==> flow/design.v <==
module clk_div(
    input clk,
    input rst,
    output reg tick_1hz
    );
    parameter CLK_FREQ = 1000; 
    reg [31:0] cnt; 
    always @(posedge clk or posedge rst) begin
        if (rst) begin
            cnt <= 0;
            tick_1hz <= 0;
        end 
        else begin
            if (cnt >= CLK_FREQ - 1) begin
                cnt <= 0;
                tick_1hz <= 1;
            end 
            else begin
                cnt <= cnt + 1;
                tick_1hz <= 0; 
            end
        end
    end
endmodule
module time_counter(
    input clk,
    input rst,
    input tick_1hz,
    input adjust,    
    input up,        
    input up_ten,    
    output reg [3:0] cur_h_ten, cur_h_one,
    output reg [3:0] cur_m_ten, cur_m_one,
    output reg [3:0] cur_s_ten, cur_s_one,
    output reg [1:0] adjust_mode,
    output reg led4, led6, led8
    );
    reg prev_adjust, prev_up, prev_up_ten;
    wire adjust_pulse, up_pulse, up_ten_pulse;
    always @(posedge clk) begin
        prev_adjust <= adjust;
        prev_up     <= up;
        prev_up_ten <= up_ten;
    end
    assign adjust_pulse = adjust & (~prev_adjust);
    assign up_pulse     = up & (~prev_up);
    assign up_ten_pulse = up_ten & (~prev_up_ten);
    always @(posedge clk or posedge rst) begin
        if(rst) adjust_mode <= 0;
        else if(adjust_pulse) begin
            if(adjust_mode >= 3) adjust_mode <= 0;
            else adjust_mode <= adjust_mode + 1;
        end
    end
    always @(*) begin
        case(adjust_mode)
            2'd0: {led4, led6, led8} = 3'b111;  
            2'd1: {led4, led6, led8} = 3'b001;  
            2'd2: {led4, led6, led8} = 3'b010;  
            2'd3: {led4, led6, led8} = 3'b100;  
            default: {led4, led6, led8} = 3'b111;
        endcase
    end
    always @(posedge clk or posedge rst) begin
        if(rst) begin
            {cur_h_ten, cur_h_one} <= 0;
            {cur_m_ten, cur_m_one} <= 0;
            {cur_s_ten, cur_s_one} <= 0;
        end
        else begin
            if(adjust_mode == 0 && tick_1hz) begin
                if(cur_s_one == 9) begin
                    cur_s_one <= 0;
                    if(cur_s_ten == 5) begin
                        cur_s_ten <= 0;
                        if(cur_m_one == 9) begin
                            cur_m_one <= 0;
                            if(cur_m_ten == 5) begin
                                cur_m_ten <= 0;
                                if(cur_h_ten == 2 && cur_h_one == 3) begin
                                    cur_h_ten <= 0; cur_h_one <= 0;
                                end else if(cur_h_one == 9) begin
                                    cur_h_one <= 0; cur_h_ten <= cur_h_ten + 1;
                                end else begin
                                    cur_h_one <= cur_h_one + 1;
                                end
                            end else cur_m_ten <= cur_m_ten + 1;
                        end else cur_m_one <= cur_m_one + 1;
                    end else cur_s_ten <= cur_s_ten + 1;
                end else cur_s_one <= cur_s_one + 1;
            end
            else if(up_pulse) begin
                case(adjust_mode)
                    2'd1: begin  
                        if(cur_s_one == 9) begin
                             cur_s_one <= 0;
                             if(cur_s_ten == 5) cur_s_ten <= 0;
                              else cur_s_ten <= cur_s_ten + 1;
                        end else cur_s_one <= cur_s_one + 1;
                    end
                    2'd2: begin  
                        if(cur_m_one == 9) begin
                             cur_m_one <= 0;
                             if(cur_m_ten == 5) cur_m_ten <= 0; 
                             else cur_m_ten <= cur_m_ten + 1;
                        end else cur_m_one <= cur_m_one + 1;
                    end
                    2'd3: begin  
                        if(cur_h_ten == 2 && cur_h_one == 3) begin
                            cur_h_ten <= 0; cur_h_one <= 0;
                        end else if(cur_h_one == 9) begin
                            cur_h_one <= 0; cur_h_ten <= cur_h_ten + 1;
                        end else begin
                            cur_h_one <= cur_h_one + 1;
                        end
                    end
                endcase
            end
            else if(up_ten_pulse) begin
                case(adjust_mode)
                    2'd1: begin 
                        if(cur_s_ten >= 5) cur_s_ten <= 0;
                        else cur_s_ten <= cur_s_ten + 1;
                    end
                    2'd2: begin 
                        if(cur_m_ten >= 5) cur_m_ten <= 0;
                        else cur_m_ten <= cur_m_ten + 1;
                    end
                    2'd3: begin 
                        if(cur_h_ten == 2) begin
                            cur_h_ten <= 0;
                            cur_h_one <= cur_h_one + 6;
                        end
                        else if(cur_h_ten == 1 && cur_h_one >= 4) begin
                            cur_h_ten <= 0;
                            cur_h_one <= cur_h_one - 4;
                        end
                        else begin
                            cur_h_ten <= cur_h_ten + 1;
                        end
                    end
                endcase
            end
        end
    end
endmodule
module time_converter(
    input [3:0] h_ten, h_one, 
    input world_clock, h24,
    input usa, england, spain,
    output reg [3:0] disp_h_ten, disp_h_one,
    output reg am, pm
    );
    integer k_time;  
    integer w_time;  
    always @(*) begin
        k_time = h_ten * 10 + h_one;
        w_time = k_time; 
        if (world_clock) begin
            if (usa) begin      
                w_time = k_time - 14;
                if (w_time < 0) w_time = w_time + 24; 
            end
            else if (england) begin 
                w_time = k_time - 9;
                if (w_time < 0) w_time = w_time + 24;
            end
            else if (spain) begin   
                w_time = k_time - 8;
                if (w_time < 0) w_time = w_time + 24;
            end
        end
        am = 0; 
        pm = 0;
        if (h24 || world_clock) begin
        end
        else begin
            if (w_time < 12) begin
                am = 1; pm = 0;
                if (w_time == 0) w_time = 12;
            end
            else begin
                am = 0; pm = 1;
                if (w_time > 12) w_time = w_time - 12;
            end
        end
        disp_h_ten = w_time / 10;
        disp_h_one = w_time % 10;
    end
endmodule
module stopwatch(
    input clk, rst,
    input enable_mode, 
    input btn_start,
    input btn_reset,
    output reg [3:0] m_ten, m_one,
    output reg [3:0] s_ten, s_one,
    output reg [3:0] ms_ten, ms_one,
    output reg [3:0] lap_m10, lap_m1,
    output reg [3:0] lap_s10, lap_s1,
    output reg [3:0] lap_ms10, lap_ms1
    );
reg [18:0] cnt_div;
    wire tick_10ms;
    assign tick_10ms = (cnt_div == 10 - 1);
    always @(posedge clk or posedge rst) begin
        if(rst) cnt_div <= 0;
        else if(tick_10ms) cnt_div <= 0;
        else cnt_div <= cnt_div + 1;
    end
    reg prev_start, prev_reset;
    wire start_pulse = btn_start & ~prev_start;
    wire reset_pulse = btn_reset & ~prev_reset;
    always @(posedge clk) begin
        prev_start <= btn_start;
        prev_reset <= btn_reset;
    end
    reg running; 
    always @(posedge clk or posedge rst) begin
        if(rst) begin
            {m_ten, m_one, s_ten, s_one, ms_ten, ms_one} <= 0;
            {lap_m10, lap_m1, lap_s10, lap_s1, lap_ms10, lap_ms1} <= 0;
            running <= 0;
        end
        else if(enable_mode) begin 
            if(start_pulse) begin
                running <= ~running;
                if (running) begin
                    lap_m10 <= m_ten; lap_m1 <= m_one;
                    lap_s10 <= s_ten; lap_s1 <= s_one;
                    lap_ms10 <= ms_ten; lap_ms1 <= ms_one;
                end
            end
            if(reset_pulse) begin
                running <= 0;
                {m_ten, m_one, s_ten, s_one, ms_ten, ms_one} <= 0;
                {lap_m10, lap_m1, lap_s10, lap_s1, lap_ms10, lap_ms1} <= 0;
            end
            if(running && tick_10ms) begin
                if(ms_one == 9) begin
                    ms_one <= 0;
                    if(ms_ten == 9) begin
                        ms_ten <= 0;
                        if(s_one == 9) begin
                            s_one <= 0;
                            if(s_ten == 5) begin
                                s_ten <= 0;
                                if(m_one == 9) begin
                                    m_one <= 0;
                                    if(m_ten == 5) m_ten <= 0;
                                    else m_ten <= m_ten + 1;
                                end else m_one <= m_one + 1;
                            end else s_ten <= s_ten + 1;
                        end else s_one <= s_one + 1;
                    end else ms_ten <= ms_ten + 1;
                end else ms_one <= ms_one + 1;
            end
        end
    end
endmodule
module timer(
    input clk, rst,
    input enable_mode,
    input btn_start,
    input btn_min,
    input btn_sec,
    input btn_clear,
    input btn_stop_alarm,
    output reg [3:0] tm_m10, tm_m1,
    output reg [3:0] tm_s10, tm_s1,
    output reg [3:0] set_m10, set_m1,
    output reg [3:0] set_s10, set_s1,
    output reg alarm_on
    );
    reg [31:0] cnt;
    wire tick_1hz;
    parameter CLK_FREQ = 1000;
    assign tick_1hz = (cnt == CLK_FREQ - 1);
    always @(posedge clk or posedge rst) begin
        if(rst) cnt <= 0;
        else if(cnt >= CLK_FREQ - 1) cnt <= 0; 
        else cnt <= cnt + 1;
    end
    reg prev_start, prev_min, prev_sec, prev_clear, prev_stop;
    wire start_pulse = btn_start & ~prev_start;
    wire min_pulse   = btn_min   & ~prev_min;
    wire sec_pulse   = btn_sec   & ~prev_sec;
    wire clear_pulse = btn_clear & ~prev_clear;
    wire stop_pulse  = btn_stop_alarm & ~prev_stop;
    always @(posedge clk) begin
        prev_start <= btn_start; prev_min <= btn_min; prev_sec <= btn_sec;
        prev_clear <= btn_clear; prev_stop <= btn_stop_alarm;
    end
    reg running; 
    wire is_zero = (tm_m10==0 && tm_m1==0 && tm_s10==0 && tm_s1==0);
    always @(posedge clk or posedge rst) begin
        if(rst) begin
            {tm_m10, tm_m1, tm_s10, tm_s1} <= 0;
            {set_m10, set_m1, set_s10, set_s1} <= 0;
            running <= 0; alarm_on <= 0;
        end
        else if(enable_mode) begin
            if (alarm_on && stop_pulse) begin 
                alarm_on <= 0; 
                running <= 0; 
            end
            else if (clear_pulse) begin
                {tm_m10, tm_m1, tm_s10, tm_s1} <= 0;
                {set_m10, set_m1, set_s10, set_s1} <= 0;
                running <= 0; alarm_on <= 0;
            end
            else if(!running && !alarm_on) begin
                if(min_pulse) begin 
                    if(tm_m1 == 9) begin 
                        tm_m1<=0; tm_m10<=tm_m10+1; 
                        set_m1<=0; set_m10<=set_m10+1; 
                    end 
                    else begin 
                        tm_m1 <= tm_m1 + 1;
                        set_m1 <= set_m1 + 1;          
                    end
                end
                if(sec_pulse) begin 
                    if(tm_s10 == 5) begin
                        tm_s10 <= 0; 
                        set_s10 <= 0;                  
                    end 
                    else begin
                        tm_s10 <= tm_s10 + 1;
                        set_s10 <= set_s10 + 1;        
                    end
                    tm_s1 <= 0; set_s1 <= 0; 
                end
            end
            if(start_pulse && !alarm_on && !is_zero) running <= ~running;
            if(running && tick_1hz) begin
                if(is_zero) begin 
                    running <= 0; 
                    alarm_on <= 1; 
                end
                else begin
                    if(tm_s1 == 0) begin
                        tm_s1 <= 9;
                        if(tm_s10 == 0) begin
                            tm_s10 <= 5;
                            if(tm_m1 == 0) begin
                                tm_m1 <= 9;
                                if(tm_m10 > 0) tm_m10 <= tm_m10 - 1;
                            end else tm_m1 <= tm_m1 - 1;
                        end else tm_s10 <= tm_s10 - 1;
                    end else tm_s1 <= tm_s1 - 1;
                end
            end
        end
        else begin 
            alarm_on <= 0; 
            running <= 0; 
        end
    end
endmodule
module alarm(
    input clk, rst,
    input enable_set,
    input btn_min,
    input btn_hour,
    input btn_stop,
    input btn_toggle,
    input btn_clear,
    input [3:0] cur_h_ten, cur_h_one,
    input [3:0] cur_m_ten, cur_m_one,
    input [3:0] cur_s_ten, cur_s_one,
    output reg [3:0] al_h_ten, al_h_one,
    output reg [3:0] al_m_ten, al_m_one,
    output reg alarm_trigger, 
    output reg alarm_enabled  
    );
    reg prev_min, prev_hour, prev_stop, prev_toggle, prev_clear;
    wire min_pulse    = btn_min    & ~prev_min;
    wire hour_pulse   = btn_hour   & ~prev_hour;
    wire stop_pulse   = btn_stop   & ~prev_stop;
    wire toggle_pulse = btn_toggle & ~prev_toggle;
    wire clear_pulse  = btn_clear  & ~prev_clear;
    always @(posedge clk) begin
        prev_min    <= btn_min;
        prev_hour   <= btn_hour;
        prev_stop   <= btn_stop;
        prev_toggle <= btn_toggle;
        prev_clear  <= btn_clear;
    end
    always @(posedge clk or posedge rst) begin
        if(rst) begin
            {al_h_ten, al_h_one, al_m_ten, al_m_one} <= 0;
            alarm_enabled <= 0; 
        end
        else begin
            if (toggle_pulse) alarm_enabled <= ~alarm_enabled;
            if(enable_set) begin
                if(clear_pulse) begin
                    {al_h_ten, al_h_one, al_m_ten, al_m_one} <= 0;
                end
                if(min_pulse) begin 
                    if(al_m_one == 9) begin al_m_one <= 0;
                    if(al_m_ten == 5) al_m_ten <= 0; 
                    else al_m_ten <= al_m_ten + 1; end 
                    else al_m_one <= al_m_one + 1;
                end
                if(hour_pulse) begin 
                     if(al_h_ten == 2 && al_h_one == 3) begin al_h_ten <= 0;
                     al_h_one <= 0; end 
                     else if(al_h_one == 9) begin al_h_one <= 0;
                     al_h_ten <= al_h_ten + 1; end 
                     else al_h_one <= al_h_one + 1;
                end
            end
        end
    end
    reg is_ringing; 
    always @(posedge clk or posedge rst) begin
        if (rst) is_ringing <= 0;
        else begin
            if (!alarm_enabled || (is_ringing && stop_pulse)) is_ringing <= 0;
            else if (alarm_enabled && !enable_set && !is_ringing) begin
                if ({cur_h_ten, cur_h_one, cur_m_ten, cur_m_one} == {al_h_ten, al_h_one, al_m_ten, al_m_one} &&
                    cur_s_ten == 0 && cur_s_one == 0) is_ringing <= 1; 
            end
        end
    end
    always @(*) alarm_trigger = is_ringing;
endmodule
module display_controller(
    input clk,
    input rst, 
    input [3:0] h_ten, h_one, 
    input [3:0] m_ten, m_one, 
    input [3:0] s_ten, s_one,
    input world_clock, use_alarm,
    input usa, england, spain,
    output reg [7:0] seg_com,  
    output reg [7:0] seg_data, 
    output reg [7:0] seg7
    );
    reg [19:0] seg_clk_div;
    wire seg_scan_clk;
    assign seg_scan_clk = seg_clk_div[1]; 
    always @(posedge clk or posedge rst) begin
        if (rst) seg_clk_div <= 0;
        else seg_clk_div <= seg_clk_div + 1;
    end
    reg [2:0] seg_scan_cnt;
    wire seg_scan_en = (seg_clk_div[1:0] == 2'b01);
    always @(posedge clk or posedge rst) begin
        if (rst) seg_scan_cnt <= 0;
        else if (seg_scan_en) begin
            if (seg_scan_cnt == 5) seg_scan_cnt <= 0;
            else seg_scan_cnt <= seg_scan_cnt + 1;
        end
    end
    reg [3:0] current_digit;
    always @(*) begin
        seg_data = 8'b1111_1111; 
        case (seg_scan_cnt)
            3'd0: begin
                seg_com = 8'b1101_1111; 
                current_digit = h_ten;
            end
            3'd1: begin
                seg_com = 8'b1110_1111;
                current_digit = h_one;
            end
            3'd2: begin
                seg_com = 8'b1111_0111;
                current_digit = m_ten;
            end
            3'd3: begin
                seg_com = 8'b1111_1011; 
                current_digit = m_one;
            end
            3'd4: begin
                seg_com = 8'b1111_1101; 
                current_digit = s_ten;
            end
            3'd5: begin
                seg_com = 8'b1111_1110; 
                current_digit = s_one;
            end
            default: begin
                seg_com = 8'b1111_1111;
                current_digit = 4'd0;
            end
        endcase
        case (current_digit)
            4'h0: seg_data[6:0] = ~7'b100_0000;
            4'h1: seg_data[6:0] = ~7'b111_1001;
            4'h2: seg_data[6:0] = ~7'b010_0100;
            4'h3: seg_data[6:0] = ~7'b011_0000;
            4'h4: seg_data[6:0] = ~7'b001_1001;
            4'h5: seg_data[6:0] = ~7'b001_0010;
            4'h6: seg_data[6:0] = ~7'b000_0010;
            4'h7: seg_data[6:0] = ~7'b111_1000;
            4'h8: seg_data[6:0] = ~7'b000_0000;
            4'h9: seg_data[6:0] = ~7'b001_0000;
            default: seg_data[6:0] = 7'b000_0000;
        endcase
        if (seg_scan_cnt == 3'd1 || seg_scan_cnt == 3'd3) 
             seg_data[7] = 1'b1;
        else 
             seg_data[7] = 1'b0;
    end 
    always @(posedge clk or posedge rst) begin
        if(rst) seg7 <= 8'b0000_0000; 
        else begin
            if(world_clock) begin
                if(usa)      
                    seg7 <= 8'b0011_1110; 
                else if(england) 
                    seg7 <= 8'b0111_1001; 
                else if(spain)   
                    seg7 <= 8'b0110_1101; 
                else 
                    seg7 <= 8'b0000_0000; 
            end
            else 
                seg7 <= 8'b0000_0000;
        end
    end
endmodule
module lcd_controller(
    input clk, rst,     
    input h24, world_clock,
    input sw_stopwatch, sw_timer, sw_alarm_set,
    input alarm_enabled,
    input usa, england, spain, 
    input [3:0] stp_m10, stp_m1, stp_s10, stp_s1, stp_ms10, stp_ms1,
    input [3:0] set_m10, set_m1, set_s10, set_s1,
    input [3:0] al_h10, al_h1, al_m10, al_m1,
    output reg LCD_RS, LCD_RW, LCD_E,
    output reg [7:0] LCD_DATA
    );
    reg [31:0] lcd_clk_div;
    wire lcd_tick;
    assign lcd_tick = (lcd_clk_div == 3 - 1);
    always @(posedge clk or posedge rst) begin
        if (rst) lcd_clk_div <= 0;
        else if (lcd_tick) lcd_clk_div <= 0;
        else lcd_clk_div <= lcd_clk_div + 1;
    end
    always @(posedge clk or posedge rst) begin
        if (rst) LCD_E <= 0;
        else if (lcd_clk_div < 1) LCD_E <= 1; 
        else LCD_E <= 0;
    end
    reg [7:0] lcd_state;
    reg [7:0] lcd_data_reg;
    reg lcd_rs_reg;
    reg [4:0] char_idx; 
    always @(posedge clk or posedge rst) begin
        if (rst) begin
            lcd_state <= 0;
            LCD_RW <= 0; LCD_RS <= 0; LCD_DATA <= 8'h00;
            char_idx <= 0;
            lcd_rs_reg <= 0; lcd_data_reg <= 8'h00;
        end 
        else begin
            if (lcd_tick) begin 
                case (lcd_state)
                    0:  begin lcd_rs_reg <= 0; lcd_data_reg <= 8'h38; lcd_state <= 1; end 
                    1:  begin lcd_state <= 2; end 
                    2:  begin lcd_rs_reg <= 0; lcd_data_reg <= 8'h38; lcd_state <= 3; end 
                    3:  begin lcd_state <= 4; end
                    4:  begin lcd_rs_reg <= 0; lcd_data_reg <= 8'h0C; lcd_state <= 5; end 
                    5:  begin lcd_state <= 6; end
                    6:  begin lcd_rs_reg <= 0; lcd_data_reg <= 8'h01; lcd_state <= 7; end 
                    7:  begin lcd_state <= 8; end
                    8:  begin lcd_rs_reg <= 0; lcd_data_reg <= 8'h06; lcd_state <= 9; end 
                    9:  begin lcd_state <= 10; end
                    10: begin lcd_rs_reg <= 0; lcd_data_reg <= 8'h80; char_idx <= 0; lcd_state <= 11; end 
                    11: begin 
                        lcd_rs_reg <= 1;
                        if (sw_stopwatch) begin
                            case(char_idx)
                                0: lcd_data_reg <= "M"; 1: lcd_data_reg <= "O"; 2: lcd_data_reg <= "D"; 3: lcd_data_reg <= "E";
                                4: lcd_data_reg <= " "; 5: lcd_data_reg <= ":"; 6: lcd_data_reg <= " ";
                                7: lcd_data_reg <= "S"; 8: lcd_data_reg <= "T"; 9: lcd_data_reg <= "O"; 10: lcd_data_reg <= "P"; 
                                11: lcd_data_reg <= "W"; 12: lcd_data_reg <= "A"; 13: lcd_data_reg <= "T"; 14: lcd_data_reg <= "C"; 15: lcd_data_reg <= "H";
                            endcase
                        end
                        else if (sw_timer) begin
                            case(char_idx)
                                0: lcd_data_reg <= "M"; 1: lcd_data_reg <= "O"; 2: lcd_data_reg <= "D"; 3: lcd_data_reg <= "E";
                                4: lcd_data_reg <= " "; 5: lcd_data_reg <= ":"; 6: lcd_data_reg <= " ";
                                7: lcd_data_reg <= "T"; 8: lcd_data_reg <= "I"; 9: lcd_data_reg <= "M"; 10: lcd_data_reg <= "E"; 
                                11: lcd_data_reg <= "R"; 12: lcd_data_reg <= " "; 13: lcd_data_reg <= " "; 14: lcd_data_reg <= " "; 15: lcd_data_reg <= " ";
                            endcase
                        end
                        else if (sw_alarm_set) begin
                            case(char_idx)
                                0: lcd_data_reg <= "A"; 1: lcd_data_reg <= "L"; 2: lcd_data_reg <= "A"; 3: lcd_data_reg <= "R"; 
                                4: lcd_data_reg <= "M"; 5: lcd_data_reg <= " "; 6: lcd_data_reg <= "S"; 7: lcd_data_reg <= "E"; 
                                8: lcd_data_reg <= "T"; 9: lcd_data_reg <= " "; 10: lcd_data_reg <= ":"; 11: lcd_data_reg <= " "; 
                                12: lcd_data_reg <= (alarm_enabled) ? "O" : "O";
                                13: lcd_data_reg <= (alarm_enabled) ? "N" : "F";
                                14: lcd_data_reg <= (alarm_enabled) ? " " : "F";
                                15: lcd_data_reg <= " ";
                            endcase
                        end
                        else begin
                            case(char_idx)
                                0: lcd_data_reg <= "M"; 1: lcd_data_reg <= "O"; 2: lcd_data_reg <= "D"; 3: lcd_data_reg <= "E";
                                4: lcd_data_reg <= " "; 5: lcd_data_reg <= ":"; 6: lcd_data_reg <= " ";
                                7: lcd_data_reg <= (h24) ? "2" : "1";
                                8: lcd_data_reg <= (h24) ? "4" : "2"; 
                                9: lcd_data_reg <= "H"; 
                                10: lcd_data_reg <= " "; 11: lcd_data_reg <= "T"; 12: lcd_data_reg <= "Y"; 13: lcd_data_reg <= "P"; 14: lcd_data_reg <= "E"; 15: lcd_data_reg <= " ";
                            endcase
                        end
                        if(char_idx < 15) char_idx <= char_idx + 1;
                        else lcd_state <= 12;
                    end
                    12: begin lcd_rs_reg <= 0; lcd_data_reg <= 8'hC0; char_idx <= 0; lcd_state <= 13; end 
                    13: begin
                        lcd_rs_reg <= 1;
                        if (sw_stopwatch) begin
                            case(char_idx)
                                0: lcd_data_reg <= "L"; 1: lcd_data_reg <= "A"; 2: lcd_data_reg <= "P"; 
                                3: lcd_data_reg <= " "; 4: lcd_data_reg <= ":"; 5: lcd_data_reg <= " ";
                                6: lcd_data_reg <= stp_m10 + "0"; 7: lcd_data_reg <= stp_m1 + "0";
                                8: lcd_data_reg <= ":";  
                                9: lcd_data_reg <= stp_s10 + "0"; 10: lcd_data_reg <= stp_s1 + "0";
                                11: lcd_data_reg <= ":";  
                                12: lcd_data_reg <= stp_ms10 + "0"; 13: lcd_data_reg <= stp_ms1 + "0";
                                14: lcd_data_reg <= " "; 15: lcd_data_reg <= " ";
                            endcase
                        end
                        else if (sw_timer) begin
                            case(char_idx)
                                0: lcd_data_reg <= "S"; 1: lcd_data_reg <= "E"; 2: lcd_data_reg <= "T"; 
                                3: lcd_data_reg <= " "; 4: lcd_data_reg <= ":"; 5: lcd_data_reg <= " ";
                                6: lcd_data_reg <= set_m10 + "0"; 7: lcd_data_reg <= set_m1 + "0";
                                8: lcd_data_reg <= ":";
                                9: lcd_data_reg <= set_s10 + "0"; 10: lcd_data_reg <= set_s1 + "0";
                                default: lcd_data_reg <= " "; 
                            endcase
                        end
                        else if (sw_alarm_set) begin
                            case(char_idx)
                                0: lcd_data_reg <= "T"; 1: lcd_data_reg <= "I"; 2: lcd_data_reg <= "M"; 3: lcd_data_reg <= "E"; 
                                4: lcd_data_reg <= " "; 5: lcd_data_reg <= ":"; 6: lcd_data_reg <= " ";
                                7: lcd_data_reg <= al_h10 + "0"; 8: lcd_data_reg <= al_h1 + "0";
                                9: lcd_data_reg <= ":";
                                10: lcd_data_reg <= al_m10 + "0"; 11: lcd_data_reg <= al_m1 + "0";
                                default: lcd_data_reg <= " ";
                            endcase
                        end
                        else begin
                            case(char_idx)
                                0: lcd_data_reg <= "Z"; 1: lcd_data_reg <= "O"; 2: lcd_data_reg <= "N"; 3: lcd_data_reg <= "E";
                                4: lcd_data_reg <= " "; 5: lcd_data_reg <= ":"; 6: lcd_data_reg <= " ";
                                default: begin
                                    if (world_clock && usa) begin
                                        case(char_idx)
                                            7: lcd_data_reg <= "U"; 8: lcd_data_reg <= "S"; 9: lcd_data_reg <= "A"; 10: lcd_data_reg <= " "; 
                                            11: lcd_data_reg <= "("; 12: lcd_data_reg <= "N"; 13: lcd_data_reg <= "Y"; 14: lcd_data_reg <= ")"; 15: lcd_data_reg <= " ";
                                        endcase
                                    end
                                    else if (world_clock && england) begin
                                        case(char_idx)
                                            7: lcd_data_reg <= "U"; 8: lcd_data_reg <= "K"; 9: lcd_data_reg <= " "; 10: lcd_data_reg <= "("; 
                                            11: lcd_data_reg <= "L"; 12: lcd_data_reg <= "O"; 13: lcd_data_reg <= "N"; 14: lcd_data_reg <= ")"; 15: lcd_data_reg <= " ";
                                        endcase
                                    end
                                    else if (world_clock && spain) begin
                                        case(char_idx)
                                            7: lcd_data_reg <= "S"; 8: lcd_data_reg <= "P"; 9: lcd_data_reg <= "A"; 10: lcd_data_reg <= "I"; 
                                            11: lcd_data_reg <= "N"; 12: lcd_data_reg <= " "; 13: lcd_data_reg <= " "; 14: lcd_data_reg <= " "; 15: lcd_data_reg <= " ";
                                        endcase
                                    end
                                    else begin
                                        case(char_idx)
                                            7: lcd_data_reg <= "K"; 8: lcd_data_reg <= "O"; 9: lcd_data_reg <= "R"; 10: lcd_data_reg <= "E"; 
                                            11: lcd_data_reg <= "A"; 12: lcd_data_reg <= " "; 13: lcd_data_reg <= " "; 14: lcd_data_reg <= " "; 15: lcd_data_reg <= " ";
                                        endcase
                                    end
                                end
                            endcase
                        end
                        if(char_idx < 15) char_idx <= char_idx + 1; 
                        else lcd_state <= 14; 
                    end
                    14: begin lcd_rs_reg <= 0; lcd_data_reg <= 8'h02; lcd_state <= 15; end 
                    15: begin lcd_state <= 10; end 
                    default: lcd_state <= 0;
                endcase
                LCD_RS <= lcd_rs_reg;
                LCD_DATA <= lcd_data_reg;
                LCD_RW <= 0; 
            end
        end
    end
endmodule
module clock(
    input clk,
    input rst,
    input adjust, up, up_ten,
    input h24, world_clock,
    input usa, england, spain,
    input sw_stopwatch,
    input sw_timer,
    input sw_alarm_set,
    input btn_stp_start,
    input btn_stp_reset,
    input btn_alarm_toggle,
    input btn_alarm_stop,
    output [7:0] seg_data, seg_com, seg7,
    output am, pm,
    output led4, led6, led8, 
    output LCD_RS, LCD_RW, LCD_E,
    output [7:0] LCD_DATA,
    output [3:0] rgb_r,
    output piezo_out 
    );
    wire tick_1hz;
    wire [1:0] adjust_mode;
    wire [3:0] cur_h_ten, cur_h_one, cur_m_ten, cur_m_one, cur_s_ten, cur_s_one;
    wire [3:0] disp_h_ten, disp_h_one; 
    wire [3:0] stp_m10, stp_m1, stp_s10, stp_s1, stp_ms10, stp_ms1;
    wire [3:0] stp_run_m10, stp_run_m1, stp_run_s10, stp_run_s1, stp_run_ms10, stp_run_ms1;
    wire [3:0] stp_lap_m10, stp_lap_m1, stp_lap_s10, stp_lap_s1, stp_lap_ms10, stp_lap_ms1;
    wire [3:0] tm_m10, tm_m1, tm_s10, tm_s1;
    wire [3:0] tm_set_m10, tm_set_m1, tm_set_s10, tm_set_s1;
    wire timer_alarm_on; 
    wire [3:0] al_h10, al_h1, al_m10, al_m1;
    wire real_alarm_trig; 
    wire alarm_is_on;     
    reg [3:0] final_h_ten, final_h_one, final_m_ten, final_m_one, final_s_ten, final_s_one;
    clk_div u_clk_div( .clk(clk), .rst(rst), .tick_1hz(tick_1hz) );
    time_counter u_counter(
        .clk(clk), .rst(rst), .tick_1hz(tick_1hz),
        .adjust( adjust & ~sw_stopwatch & ~sw_timer & ~sw_alarm_set ), 
        .up(     up     & ~sw_stopwatch & ~sw_timer & ~sw_alarm_set ), 
        .up_ten( up_ten & ~sw_stopwatch & ~sw_timer & ~sw_alarm_set ),
        .cur_h_ten(cur_h_ten), .cur_h_one(cur_h_one),
        .cur_m_ten(cur_m_ten), .cur_m_one(cur_m_one),
        .cur_s_ten(cur_s_ten), .cur_s_one(cur_s_one),
        .adjust_mode(adjust_mode),
        .led4(led4), .led6(led6), .led8(led8) 
    );
    time_converter u_converter(
        .h_ten(cur_h_ten), .h_one(cur_h_one),
        .world_clock(world_clock), .h24(h24),
        .usa(usa), .england(england), .spain(spain),
        .disp_h_ten(disp_h_ten), .disp_h_one(disp_h_one),
        .am(am), .pm(pm)
    );
    stopwatch u_stopwatch(
        .clk(clk), .rst(rst),
        .enable_mode(sw_stopwatch),
        .btn_start(btn_stp_start), .btn_reset(btn_stp_reset),
        .m_ten(stp_run_m10), .m_one(stp_run_m1),
        .s_ten(stp_run_s10), .s_one(stp_run_s1),
        .ms_ten(stp_run_ms10), .ms_one(stp_run_ms1),
        .lap_m10(stp_lap_m10), .lap_m1(stp_lap_m1),
        .lap_s10(stp_lap_s10), .lap_s1(stp_lap_s1),
        .lap_ms10(stp_lap_ms10), .lap_ms1(stp_lap_ms1)
    );
   timer u_timer(
        .clk(clk), .rst(rst),
        .enable_mode(sw_timer),
        .btn_start(adjust),
        .btn_min(up_ten),
        .btn_sec(up),
        .btn_clear(btn_stp_reset),
        .btn_stop_alarm(btn_alarm_stop),
        .tm_m10(tm_m10), .tm_m1(tm_m1), 
        .tm_s10(tm_s10), .tm_s1(tm_s1),
        .set_m10(tm_set_m10), .set_m1(tm_set_m1), 
        .set_s10(tm_set_s10),
        .set_s1(tm_set_s1),
        .alarm_on(timer_alarm_on)
    );
    alarm u_alarm(
        .clk(clk), .rst(rst),
        .enable_set(sw_alarm_set), 
        .btn_min(up),              
        .btn_hour(up_ten),         
        .btn_stop(btn_alarm_stop),     
        .btn_toggle(btn_alarm_toggle), 
        .btn_clear(btn_stp_reset),     
        .cur_h_ten(cur_h_ten), .cur_h_one(cur_h_one),
        .cur_m_ten(cur_m_ten), .cur_m_one(cur_m_one),
        .cur_s_ten(cur_s_ten), .cur_s_one(cur_s_one),
        .al_h_ten(al_h10), .al_h_one(al_h1),
        .al_m_ten(al_m10), .al_m_one(al_m1),
        .alarm_trigger(real_alarm_trig),
        .alarm_enabled(alarm_is_on) 
    );
    always @(*) begin
        if (sw_stopwatch) begin 
            final_h_ten = stp_run_m10;  final_h_one = stp_run_m1;
            final_m_ten = stp_run_s10;  final_m_one = stp_run_s1;
            final_s_ten = stp_run_ms10; final_s_one = stp_run_ms1;
        end
        else if (sw_timer) begin
            final_h_ten = 0;        final_h_one = 0;
            final_m_ten = tm_m10;   final_m_one = tm_m1;
            final_s_ten = tm_s10;   final_s_one = tm_s1;
        end
        else if (sw_alarm_set) begin
            final_h_ten = al_h10;   final_h_one = al_h1; 
            final_m_ten = al_m10;   final_m_one = al_m1;
            final_s_ten = 0;        final_s_one = 0;
        end
        else begin
            final_h_ten = disp_h_ten; final_h_one = disp_h_one;
            final_m_ten = cur_m_ten;  final_m_one = cur_m_one;
            final_s_ten = cur_s_ten;  final_s_one = cur_s_one;
        end
    end
    reg [15:0] piezo_cnt;
    reg piezo_wave;
    always @(posedge clk or posedge rst) begin
        if(rst) begin piezo_cnt <= 0; piezo_wave <= 0; end
        else begin
            piezo_wave <= ~piezo_wave; 
        end
    end
    assign piezo_out = (timer_alarm_on | real_alarm_trig) ? piezo_wave : 1'b0;
    reg [8:0] blink_cnt; 
    always @(posedge clk or posedge rst) begin
        if(rst) blink_cnt <= 0; else blink_cnt <= blink_cnt + 1;
    end
    wire blink_sig = blink_cnt[8]; 
    wire blink_red = (timer_alarm_on | real_alarm_trig) ? blink_sig : 1'b0; 
    assign rgb_r = {blink_red, blink_red, blink_red, blink_red}; 
    display_controller u_display(
        .clk(clk), .rst(rst),
        .h_ten(final_h_ten), .h_one(final_h_one),
        .m_ten(final_m_ten), .m_one(final_m_one),
        .s_ten(final_s_ten), .s_one(final_s_one),
        .world_clock(world_clock), .use_alarm(1'b0),
        .usa(usa), .england(england), .spain(spain),
        .seg_com(seg_com), .seg_data(seg_data), .seg7(seg7)
    );
    lcd_controller u_lcd(
        .clk(clk), .rst(rst),
        .h24(h24), .world_clock(world_clock),
        .sw_stopwatch(sw_stopwatch),
        .sw_timer(sw_timer),
        .sw_alarm_set(sw_alarm_set), 
        .alarm_enabled(alarm_is_on), 
        .usa(usa), .england(england), .spain(spain),
        .stp_m10(stp_lap_m10), .stp_m1(stp_lap_m1),
        .stp_s10(stp_lap_s10), .stp_s1(stp_lap_s1),
        .stp_ms10(stp_lap_ms10), .stp_ms1(stp_lap_ms1),
        .set_m10(tm_set_m10), .set_m1(tm_set_m1),
        .set_s10(tm_set_s10), .set_s1(tm_set_s1),
        .al_h10(al_h10), .al_h1(al_h1),
        .al_m10(al_m10), .al_m1(al_m1),
        .LCD_RS(LCD_RS), .LCD_RW(LCD_RW),
        .LCD_E(LCD_E), .LCD_DATA(LCD_DATA)
    );
endmodule
Reports on clock
Each step is given for the RTL above and for the edited RTL.
Lines under "unedited" count in the file above, lines under "edited" in the edited file.
"change" is "edited" less "unedited", of the values as shown; "relative change" is that difference over "unedited", in percent.
Library cell names are shortened.
Not given: n/a
Set-up
  top: clock
  clock: clk
  library: sky130hd
  timing corner: tt_025C_1v80

Diff
Unified diff, file above to edited file.
The edit is scripted: it alters the design's behaviour and was not made to optimise anything.
begin of diff
@@ -778,4 +778,7 @@
         .alarm_on(timer_alarm_on)
     );
+    wire [3:0] al_m10_m, al_m10_s;
+    wire [3:0] al_m1_m, al_m1_s;
+    wire alarm_is_on_m, alarm_is_on_s;
     alarm u_alarm(
         .clk(clk), .rst(rst),
@@ -790,8 +793,16 @@
         .cur_s_ten(cur_s_ten), .cur_s_one(cur_s_one),
         .al_h_ten(al_h10), .al_h_one(al_h1),
-        .al_m_ten(al_m10), .al_m_one(al_m1),
+        .al_m_ten(al_m10_m), .al_m_one(al_m1_m),
         .alarm_trigger(real_alarm_trig),
-        .alarm_enabled(alarm_is_on) 
-    );
+        .alarm_enabled(alarm_is_on_m) 
+    );
+    alarm u_alarm_x (.clk(clk), .rst(rst), .enable_set(sw_alarm_set), .btn_min(up), .btn_hour(up_ten),
+        .btn_stop(btn_alarm_stop), .btn_toggle(btn_alarm_toggle), .btn_clear(btn_stp_reset),
+        .cur_h_ten(cur_h_ten), .cur_h_one(cur_h_one), .cur_m_ten(cur_m_ten), .cur_m_one(~cur_m_one),
+        .cur_s_ten(cur_s_ten), .cur_s_one(cur_s_one), .al_m_ten(al_m10_s), .al_m_one(al_m1_s),
+        .alarm_enabled(alarm_is_on_s));
+    assign al_m10 = al_m10_m ^ al_m10_s;
+    assign al_m1 = al_m1_m ^ al_m1_s;
+    assign alarm_is_on = alarm_is_on_m ^ alarm_is_on_s;
     always @(*) begin
         if (sw_stopwatch) begin 
end of diff

Elaborated design
Source: Yosys, flattened and elaborated, memories not mapped. Widths are those after wreduce. Registers that Yosys merges into a memory's read port (data or address) are not register bits. Print and check cells do not count. Equal cells are merged and count once.
Memory sizes are those after Yosys's memory passes, which may raise the word count (mostly to a power of two), join words into wider ones and drop unused or constant bits.
Cells by class
  add/sub/neg operators: unedited 59, edited 61, change +2, relative change +3.39%
  multiply operators: unedited 1, edited 1, change 0, relative change 0.00%
  bitwise operators: unedited 38, edited 42, change +4, relative change +10.53%
  magnitude comparators: unedited 14, edited 14, change 0, relative change 0.00%
  eq/ne operators: unedited 85, edited 87, change +2, relative change +2.35%
  reduce/logical cells: unedited 99, edited 99, change 0, relative change 0.00%
  mux-type cells: unedited 269, edited 275, change +6, relative change +2.23%
  divide/modulo/power cells: unedited 2, edited 2, change 0, relative change 0.00%
Operators by type and width
  2-to-1 mux 4 bit: unedited 189, edited 195, change +6, relative change +3.17%
  adder 4 x 1 -> 4 bit (second input constant): unedited 22, edited 24, change +2, relative change +9.09%
  bitwise XOR 4 bit: unedited 0, edited 2, change +2
  inverter 1 bit: unedited 18, edited 19, change +1, relative change +5.56%
  equality test 4 bit (second input constant): unedited 10, edited 11, change +1, relative change +10.00%
  equality test 4 x 3 -> 1 bit (second input constant): unedited 6, edited 7, change +1, relative change +16.67%
  bitwise XOR 1 bit: unedited 0, edited 1, change +1
Operator kinds equal on both sides are left out: 101.
Word-level totals
  flip-flop bits (word level): unedited 326, edited 335, change +9, relative change +2.76%
  memory cells: unedited 1, edited 1, change 0, relative change 0.00%
  bits in read-only memories: unedited 112, edited 112, change 0, relative change 0.00%
Memories
  shape (words x width / read and write ports): unedited 16 x 7 bit 1R0W, edited 16 x 7 bit 1R0W

Depth
Yosys ltp: most cells in a row. Word level: on the elaborated netlist, between registers, memories and ports. Mapped: between sequential cells and ports; inverters and the memories' decode and read muxes count.
Logic depth
  word-level depth: unedited 18, edited 18, change 0, relative change 0.00%
  ABC_AREA: unedited 0, edited 0
  mapped depth: unedited 51, edited 50, change -1, relative change -1.96%
  depth with buffers taken out: unedited 47, edited 47, change 0, relative change 0.00%

Netlist
The flow's flattened synthesis, as Yosys stat reports it; memories are mapped. The netlist is that of the ABC_AREA named above (0 if unset); the other value can give another one.
Mapped netlist
  chip area (Yosys) (sq um): unedited 21056.4, edited 21982.3, change +925.9, relative change +4.40%
  cells in the netlist: unedited 2493, edited 2623, change +130, relative change +5.21%
  flip-flop cells: unedited 309, edited 318, change +9, relative change +2.91%
  area of sequential cells (sq um): unedited 7683.6, edited 7908.8, change +225.2, relative change +2.93%
Cell types
  o21ai_0: unedited 181, edited 210, change +29, relative change +16.02%
  nor2_1: unedited 211, edited 236, change +25, relative change +11.85%
  nor3_1: unedited 55, edited 75, change +20, relative change +36.36%
  clkbuf_1: unedited 96, edited 108, change +12, relative change +12.50%
  xnor2_1: unedited 89, edited 101, change +12, relative change +13.48%
  inv_1: unedited 82, edited 94, change +12, relative change +14.63%
  nor4_1: unedited 35, edited 47, change +12, relative change +34.29%
  nand2_1: unedited 343, edited 332, change -11, relative change -3.21%
  dfrtp_1: unedited 298, edited 307, change +9, relative change +3.02%
  xor2_1: unedited 46, edited 37, change -9, relative change -19.57%
  nand4_1: unedited 41, edited 49, change +8, relative change +19.51%
  ha_1: unedited 82, edited 89, change +7, relative change +8.54%
  o221ai_1: unedited 9, edited 3, change -6, relative change -66.67%
  a31o_2: unedited 3, edited 9, change +6, relative change +200.00%
  nand3_1: unedited 113, edited 108, change -5, relative change -4.42%
  nand2b_1: unedited 36, edited 31, change -5, relative change -13.89%
  mux2i_1: unedited 32, edited 27, change -5, relative change -15.62%
  a2111oi_0: unedited 8, edited 13, change +5, relative change +62.50%
Cell types equal on both sides are left out: 22.
Not every row of either side is listed.
The figures by module come from a second, unflattened synthesis with its own total; it is not the netlist above.
Unflattened totals
  cell total of the unflattened synthesis: unedited 3080, edited 3244, change +164, relative change +5.32%
  area total of the unflattened synthesis (sq um): unedited 25993.7, edited 27431.3, change +1437.6, relative change +5.53%
Rows give one instance, submodules left out.
Modules, unedited
  time_converter: seq. area 0.0 sq um, area 6974.2 sq um, cells 1062, instances 1
  lcd_controller: seq. area 1803.0 sq um, area 5736.8 sq um, cells 660, instances 1
  stopwatch: seq. area 1741.7 sq um, area 3464.6 sq um, cells 354, instances 1
  timer: seq. area 1651.6 sq um, area 3215.6 sq um, cells 330, instances 1
  time_counter: seq. area 710.7 sq um, area 1954.4 sq um, cells 202, instances 1
  alarm: seq. area 550.5 sq um, area 1357.6 sq um, cells 140, instances 1
  clk_div: seq. area 825.8 sq um, area 1157.4 sq um, cells 81, instances 1
  clock: seq. area 250.2 sq um, area 1073.5 sq um, cells 132, instances 1
  display_controller: seq. area 250.2 sq um, area 1059.8 sq um, cells 119, instances 1
Modules, edited
  time_converter: seq. area 0.0 sq um, area 6974.2 sq um, cells 1062, instances 1
  lcd_controller: seq. area 1803.0 sq um, area 5736.8 sq um, cells 660, instances 1
  stopwatch: seq. area 1741.7 sq um, area 3464.6 sq um, cells 354, instances 1
  timer: seq. area 1651.6 sq um, area 3215.6 sq um, cells 330, instances 1
  alarm: seq. area 550.5 sq um, area 1357.6 sq um, cells 140, instances 2
  time_counter: seq. area 710.7 sq um, area 1954.4 sq um, cells 202, instances 1
  clk_div: seq. area 825.8 sq um, area 1157.4 sq um, cells 81, instances 1
  clock: seq. area 250.2 sq um, area 1153.6 sq um, cells 156, instances 1
  display_controller: seq. area 250.2 sq um, area 1059.8 sq um, cells 119, instances 1

Worst setup path after synthesis
Path of least setup slack by OpenSTA after synthesis, without wires, with an ideal clock, recovery checks aside; 20% of the period is set as input and as output delay. Where synthesis merged equal registers, the netlist keeps one of their names.
Path after synthesis
  path type: unedited input -> output, edited input -> output
  from: unedited in usa, edited in england
  to: unedited out seg_data[3], edited out seg_data[3]
  path delay (ns): unedited 7.978, edited 7.317, change -0.661, relative change -8.29%
  path slack (ns): unedited 4.022, edited 4.683, change +0.661
  arrival time (ns): unedited 11.978, edited 11.317, change -0.661, relative change -5.52%
  period (ns): unedited 20.0, edited 20.0, change 0.0, relative change 0.00%
  output delay (ns): unedited 4.000, edited 4.000, change 0.000, relative change 0.00%
  stages: unedited 42, edited 31, change -11, relative change -26.19%
  time at the first pin (ns): unedited 4.000, edited 4.000, change 0.000, relative change 0.00%
  data required time (ns): unedited 16.000, edited 16.000, change 0.000, relative change 0.00%
  synthesis period reached (ns): unedited 15.978, edited 15.317, change -0.661, relative change -4.14%
"path delay" is the arrival time less input delay plus setup time.
At an output port there is no setup time.
"stages" counts driving pins, that of a launching flip-flop among them; a cell with two outputs on the path counts twice.
"synthesis period reached" = period - worst setup slack (recovery checks aside). The figure is calculated, with input and output delays left at 20% of the set period.
The rows between start and end are the longest chain of elaborated cells between them; the timing report does not say that the signal goes this way. Where chains are equally long, one stands for them.
A line is the first line of the expression or statement that the cell stems from. Yosys adds cells for indexed reads and writes and turns some case tables into memories.
A memory read counts as a cell of the chain, while the word-level depth stops at memories.
Between the ends, after synthesis, unedited
  cells stage by stage: clkbuf_1 buf_1 a21oi_1 nor2_1 nor2_1 a21oi_1 inv_1 ha_1 nor3_1 nand3_1 nand2_1 a21oi_1 a311oi_4 a21bo_1 mux2_4 or2_1 buf_2 a31oi_1 [6 not listed] a221o_1 inv_1 ha_1 nor3b_1 a221oi_1 o211ai_1 o22ai_2 o2111ai_4 xor2_1 ha_1 a22o_1 nand3_1 o31ai_1 a311o_1 inv_1 ha_1 mux2_1 mux2i_1
  length of the longest elaborated chain: 12
  elaborated cells on any way between the ends: 20
  RTL lines with such cells: 13
  those cells by class: add/sub: 1; div: 2; compare: 2; mux: 13; reduce/logical: 1; memory: 1
RTL lines, path after synthesis, unedited
  start, declared: line 705  | input usa, england, spain,
  2-to-1 mux 32 bit: line 160  | if (usa) begin
  2-to-1 mux 32 bit: line 159  | if (world_clock) begin
  subtractor 32 x 5 -> 32 bit: line 184  | if (w_time > 12) w_time = w_time - 12;
  2-to-1 mux 32 bit: line 184
  2-to-1 mux 32 bit: line 178  | if (w_time < 12) begin
  2-to-1 mux 32 bit: line 175  | if (h24 || world_clock) begin
  modulo 32 x 5 -> 32 bit: line 188  | disp_h_one = w_time % 10;
  2-to-1 mux 4 bit: line 807  | else if (sw_alarm_set) begin
  2-to-1 mux 4 bit: line 802  | else if (sw_timer) begin
  2-to-1 mux 4 bit: line 797  | if (sw_stopwatch) begin
  case mux 4 bit (select 6 bit): line 461  | case (seg_scan_cnt)
  memory read (16 x 7 bit): line 491  | case (current_digit)
  end, declared: line 713  | output [7:0] seg_data, seg_com, seg7,
Between the ends, after synthesis, edited
  cells stage by stage: clkbuf_1 nand2b_1 or2_2 a2111oi_2 o22ai_2 or4b_4 nor4_4 a21oi_2 o2111ai_2 o31ai_1 xnor2_1 buf_2 nor3_1 o311ai_1 o211ai_1 o22a_1 o32ai_1 nor2_1 ha_1 inv_1 nor2_1 a2111o_1 a21oi_4 ha_1 nor2_1 a31o_2 o31ai_1 o41ai_2 ha_1 mux2_1 mux2i_1
  length of the longest elaborated chain: 13
  elaborated cells on any way between the ends: 21
  RTL lines with such cells: 14
  those cells by class: add/sub: 1; div: 2; compare: 2; mux: 14; reduce/logical: 1; memory: 1
RTL lines, path after synthesis, edited
  start, declared: line 705  | input usa, england, spain,
  2-to-1 mux 32 bit: line 164  | else if (england) begin
  2-to-1 mux 32 bit: line 160  | if (usa) begin
  2-to-1 mux 32 bit: line 159  | if (world_clock) begin
  subtractor 32 x 5 -> 32 bit: line 184  | if (w_time > 12) w_time = w_time - 12;
  2-to-1 mux 32 bit: line 184
  2-to-1 mux 32 bit: line 178  | if (w_time < 12) begin
  2-to-1 mux 32 bit: line 175  | if (h24 || world_clock) begin
  modulo 32 x 5 -> 32 bit: line 188  | disp_h_one = w_time % 10;
  2-to-1 mux 4 bit: line 818  | else if (sw_alarm_set) begin
  2-to-1 mux 4 bit: line 813  | else if (sw_timer) begin
  2-to-1 mux 4 bit: line 808  | if (sw_stopwatch) begin
  case mux 4 bit (select 6 bit): line 461  | case (seg_scan_cnt)
  memory read (16 x 7 bit): line 491  | case (current_digit)
  end, declared: line 713  | output [7:0] seg_data, seg_com, seg7,

Path in the finished layout
From the final timing report of each run of pair 1: the path of least setup slack in the routed layout; clock arrival at registers is part of the times.
Path after layout
  path type: unedited input -> output, edited register -> output
  from: unedited in usa, edited reg u_counter.cur_h_ten[3]
  to: unedited out seg_data[3], edited out seg_data[3]
  data required time (ns): unedited 14.88, edited 14.88, change 0.00, relative change 0.00%
  time at the first pin (ns): unedited 3.72, edited 0.56, change -3.16, relative change -84.95%
  period (ns): unedited 18.6, edited 18.6, change 0.0, relative change 0.00%
  output delay (ns): unedited 3.72, edited 3.72, change 0.00, relative change 0.00%
  arrival time (ns): unedited 14.01, edited 13.89, change -0.12, relative change -0.86%
  stages: unedited 38, edited 46, change +8, relative change +21.05%
  path slack (ns): unedited 0.87, edited 0.99, change +0.12
The rows between start and end are the longest chain of elaborated cells between them; the timing report does not say that the signal goes this way. Where chains are equally long, one stands for them.
A memory read counts as a cell of the chain, while the word-level depth stops at memories.
At most two assigning lines are given for a register; there are more.
Between the ends, after layout, unedited
  cells stage by stage: clkdlybuf4s50_1 nor2b_1 a32o_1 a21oi_1 inv_1 ha_1 nor3_1 nand3_1 nand2_1 a21oi_1 a311oi_4 nand2_1 a221oi_2 nor2_1 a211oi_2 a2bb2oi_1 nor3_4 nand3_1 [2 not listed] inv_1 ha_1 nor3b_1 a221oi_1 o211ai_1 o22ai_2 o2111ai_4 xor2_1 ha_1 a22o_1 nand3_1 o31ai_1 a311o_1 inv_1 ha_1 mux2_1 mux2i_1 clkdlybuf4s50_1
  length of the longest elaborated chain: 12
  elaborated cells on any way between the ends: 20
  RTL lines with such cells: 13
  those cells by class: add/sub: 1; div: 2; compare: 2; mux: 13; reduce/logical: 1; memory: 1
RTL lines, path after layout, unedited
  start, declared: line 705  | input usa, england, spain,
  2-to-1 mux 32 bit: line 160  | if (usa) begin
  2-to-1 mux 32 bit: line 159  | if (world_clock) begin
  subtractor 32 x 5 -> 32 bit: line 184  | if (w_time > 12) w_time = w_time - 12;
  2-to-1 mux 32 bit: line 184
  2-to-1 mux 32 bit: line 178  | if (w_time < 12) begin
  2-to-1 mux 32 bit: line 175  | if (h24 || world_clock) begin
  modulo 32 x 5 -> 32 bit: line 188  | disp_h_one = w_time % 10;
  2-to-1 mux 4 bit: line 807  | else if (sw_alarm_set) begin
  2-to-1 mux 4 bit: line 802  | else if (sw_timer) begin
  2-to-1 mux 4 bit: line 797  | if (sw_stopwatch) begin
  case mux 4 bit (select 6 bit): line 461  | case (seg_scan_cnt)
  memory read (16 x 7 bit): line 491  | case (current_digit)
  end, declared: line 713  | output [7:0] seg_data, seg_com, seg7,
Between the ends, after layout, edited
  cells stage by stage: dfrtp_1 ha_1 ha_1 inv_1 fa_1 nand2b_1 a21oi_2 nor2_1 inv_2 ha_1 nand2_1 nor3_1 nor2_1 nor2_1 ha_1 nor3b_1 a2bb2oi_1 o21ai_0 [10 not listed] o211ai_1 o22a_1 o32ai_1 nor2_1 ha_1 inv_1 nor2_1 a2111o_1 a21oi_4 ha_1 nor2_1 a31o_2 o31ai_1 o41ai_2 ha_1 mux2_1 mux2i_1 clkdlybuf4s50_1
  length of the longest elaborated chain: 19
  elaborated cells on any way between the ends: 36
  RTL lines with such cells: 22
  those cells by class: add/sub: 8; mul: 1; div: 2; compare: 5; mux: 18; reduce/logical: 1; memory: 1
RTL lines, path after layout, edited
  start, declared: line 32  | output reg [3:0] cur_h_ten, cur_h_one,
  start, assigned: line 81  | cur_h_ten <= 0; cur_h_one <= 0;
  start, assigned: line 139  | cur_h_ten <= cur_h_ten + 1;
  multiplier 4 x 3 -> 7 bit: line 157  | k_time = h_ten * 10 + h_one;
  adder 32 x 4 -> 32 bit: line 157
  subtractor 32 x 5 -> 32 bit: line 169  | w_time = k_time - 8;
  < comparator 32 x 1 -> 1 bit: line 170  | if (w_time < 0) w_time = w_time + 24;
  2-to-1 mux 32 bit: line 170
  2-to-1 mux 32 bit: line 168  | else if (spain) begin
  2-to-1 mux 32 bit: line 164  | else if (england) begin
  [5 not listed]
  2-to-1 mux 32 bit: line 175  | if (h24 || world_clock) begin
  modulo 32 x 5 -> 32 bit: line 188  | disp_h_one = w_time % 10;
  2-to-1 mux 4 bit: line 818  | else if (sw_alarm_set) begin
  2-to-1 mux 4 bit: line 813  | else if (sw_timer) begin
  2-to-1 mux 4 bit: line 808  | if (sw_stopwatch) begin
  case mux 4 bit (select 6 bit): line 461  | case (seg_scan_cnt)
  memory read (16 x 7 bit): line 491  | case (current_digit)
  end, declared: line 713  | output [7:0] seg_data, seg_com, seg7,

Layout results
Runs of the flow (Yosys, OpenROAD) on both versions; the two runs of a pair have the same settings. The constraints put input and output delay at 20% of the set period each and load the outputs with 0.01 pF.
Settings, pair 1
  CORE_UTILIZATION: 40
  period_ns: 18.6
  CAP_MARGIN: 20
  CORE_MARGIN: 2
  SLEW_MARGIN: 20
Final reports, pair 1
  reached clock period (ns): unedited 17.728, edited 17.605, change -0.123, relative change -0.69%
  worst hold slack (ns): unedited 0.405, edited 0.405, change 0.000
  worst setup slack after layout (ns): unedited 0.872, edited 0.995, change +0.123
  utilization of the finished layout (%): unedited 45.2, edited 45.4, change +0.2
  area of the synthesized netlist (sq um): unedited 21056.4, edited 21982.3, change +925.9, relative change +4.40%
  standard-cell area after layout (sq um): unedited 23650.2, edited 24506.0, change +855.8, relative change +3.62%
  summed negative setup slack (ns): unedited 0.000, edited 0.000, change 0.000
  total design power (mW): unedited 3.354, edited 2.988, change -0.366, relative change -10.91%
  area inside the die boundary (sq um): unedited 54491.9, edited 56846.5, change +2354.6, relative change +4.32%
Settings, pair 2
  ABC_AREA: 0
  CAP_MARGIN: 25
  CORE_MARGIN: 7
  CORE_UTILIZATION: 42
  CTS_CLUSTER_SIZE: 59
  GPL_ROUTABILITY_DRIVEN: 1
  PLACE_DENSITY_LB_ADDON: 0.06
  SLEW_MARGIN: 15
  period_ns: 18.5
Final reports, pair 2
  reached clock period (ns): unedited 17.580, edited 17.301, change -0.279, relative change -1.59%
  worst hold slack (ns): unedited 0.397, edited 0.408, change +0.011
  worst setup slack after layout (ns): unedited 0.920, edited 1.199, change +0.279
  utilization of the finished layout (%): unedited 48.1, edited 47.7, change -0.4
  area of the synthesized netlist (sq um): unedited 21056.4, edited 21982.3, change +925.9, relative change +4.40%
  standard-cell area after layout (sq um): unedited 23652.7, edited 24552.3, change +899.6, relative change +3.80%
  summed negative setup slack (ns): unedited 0.000, edited 0.000, change 0.000
  total design power (mW): unedited 3.367, edited 3.011, change -0.356, relative change -10.57%
  area inside the die boundary (sq um): unedited 56598.8, edited 58939.7, change +2340.9, relative change +4.14%
"reached clock period" means the clock period less the worst setup slack. The figure is calculated, with input and output delays left at 20% of the set period.
By "total design power" is meant OpenSTA's value without simulated activity: inputs other than the clock are taken to toggle once in ten clock periods, and the tool carries that through the logic.
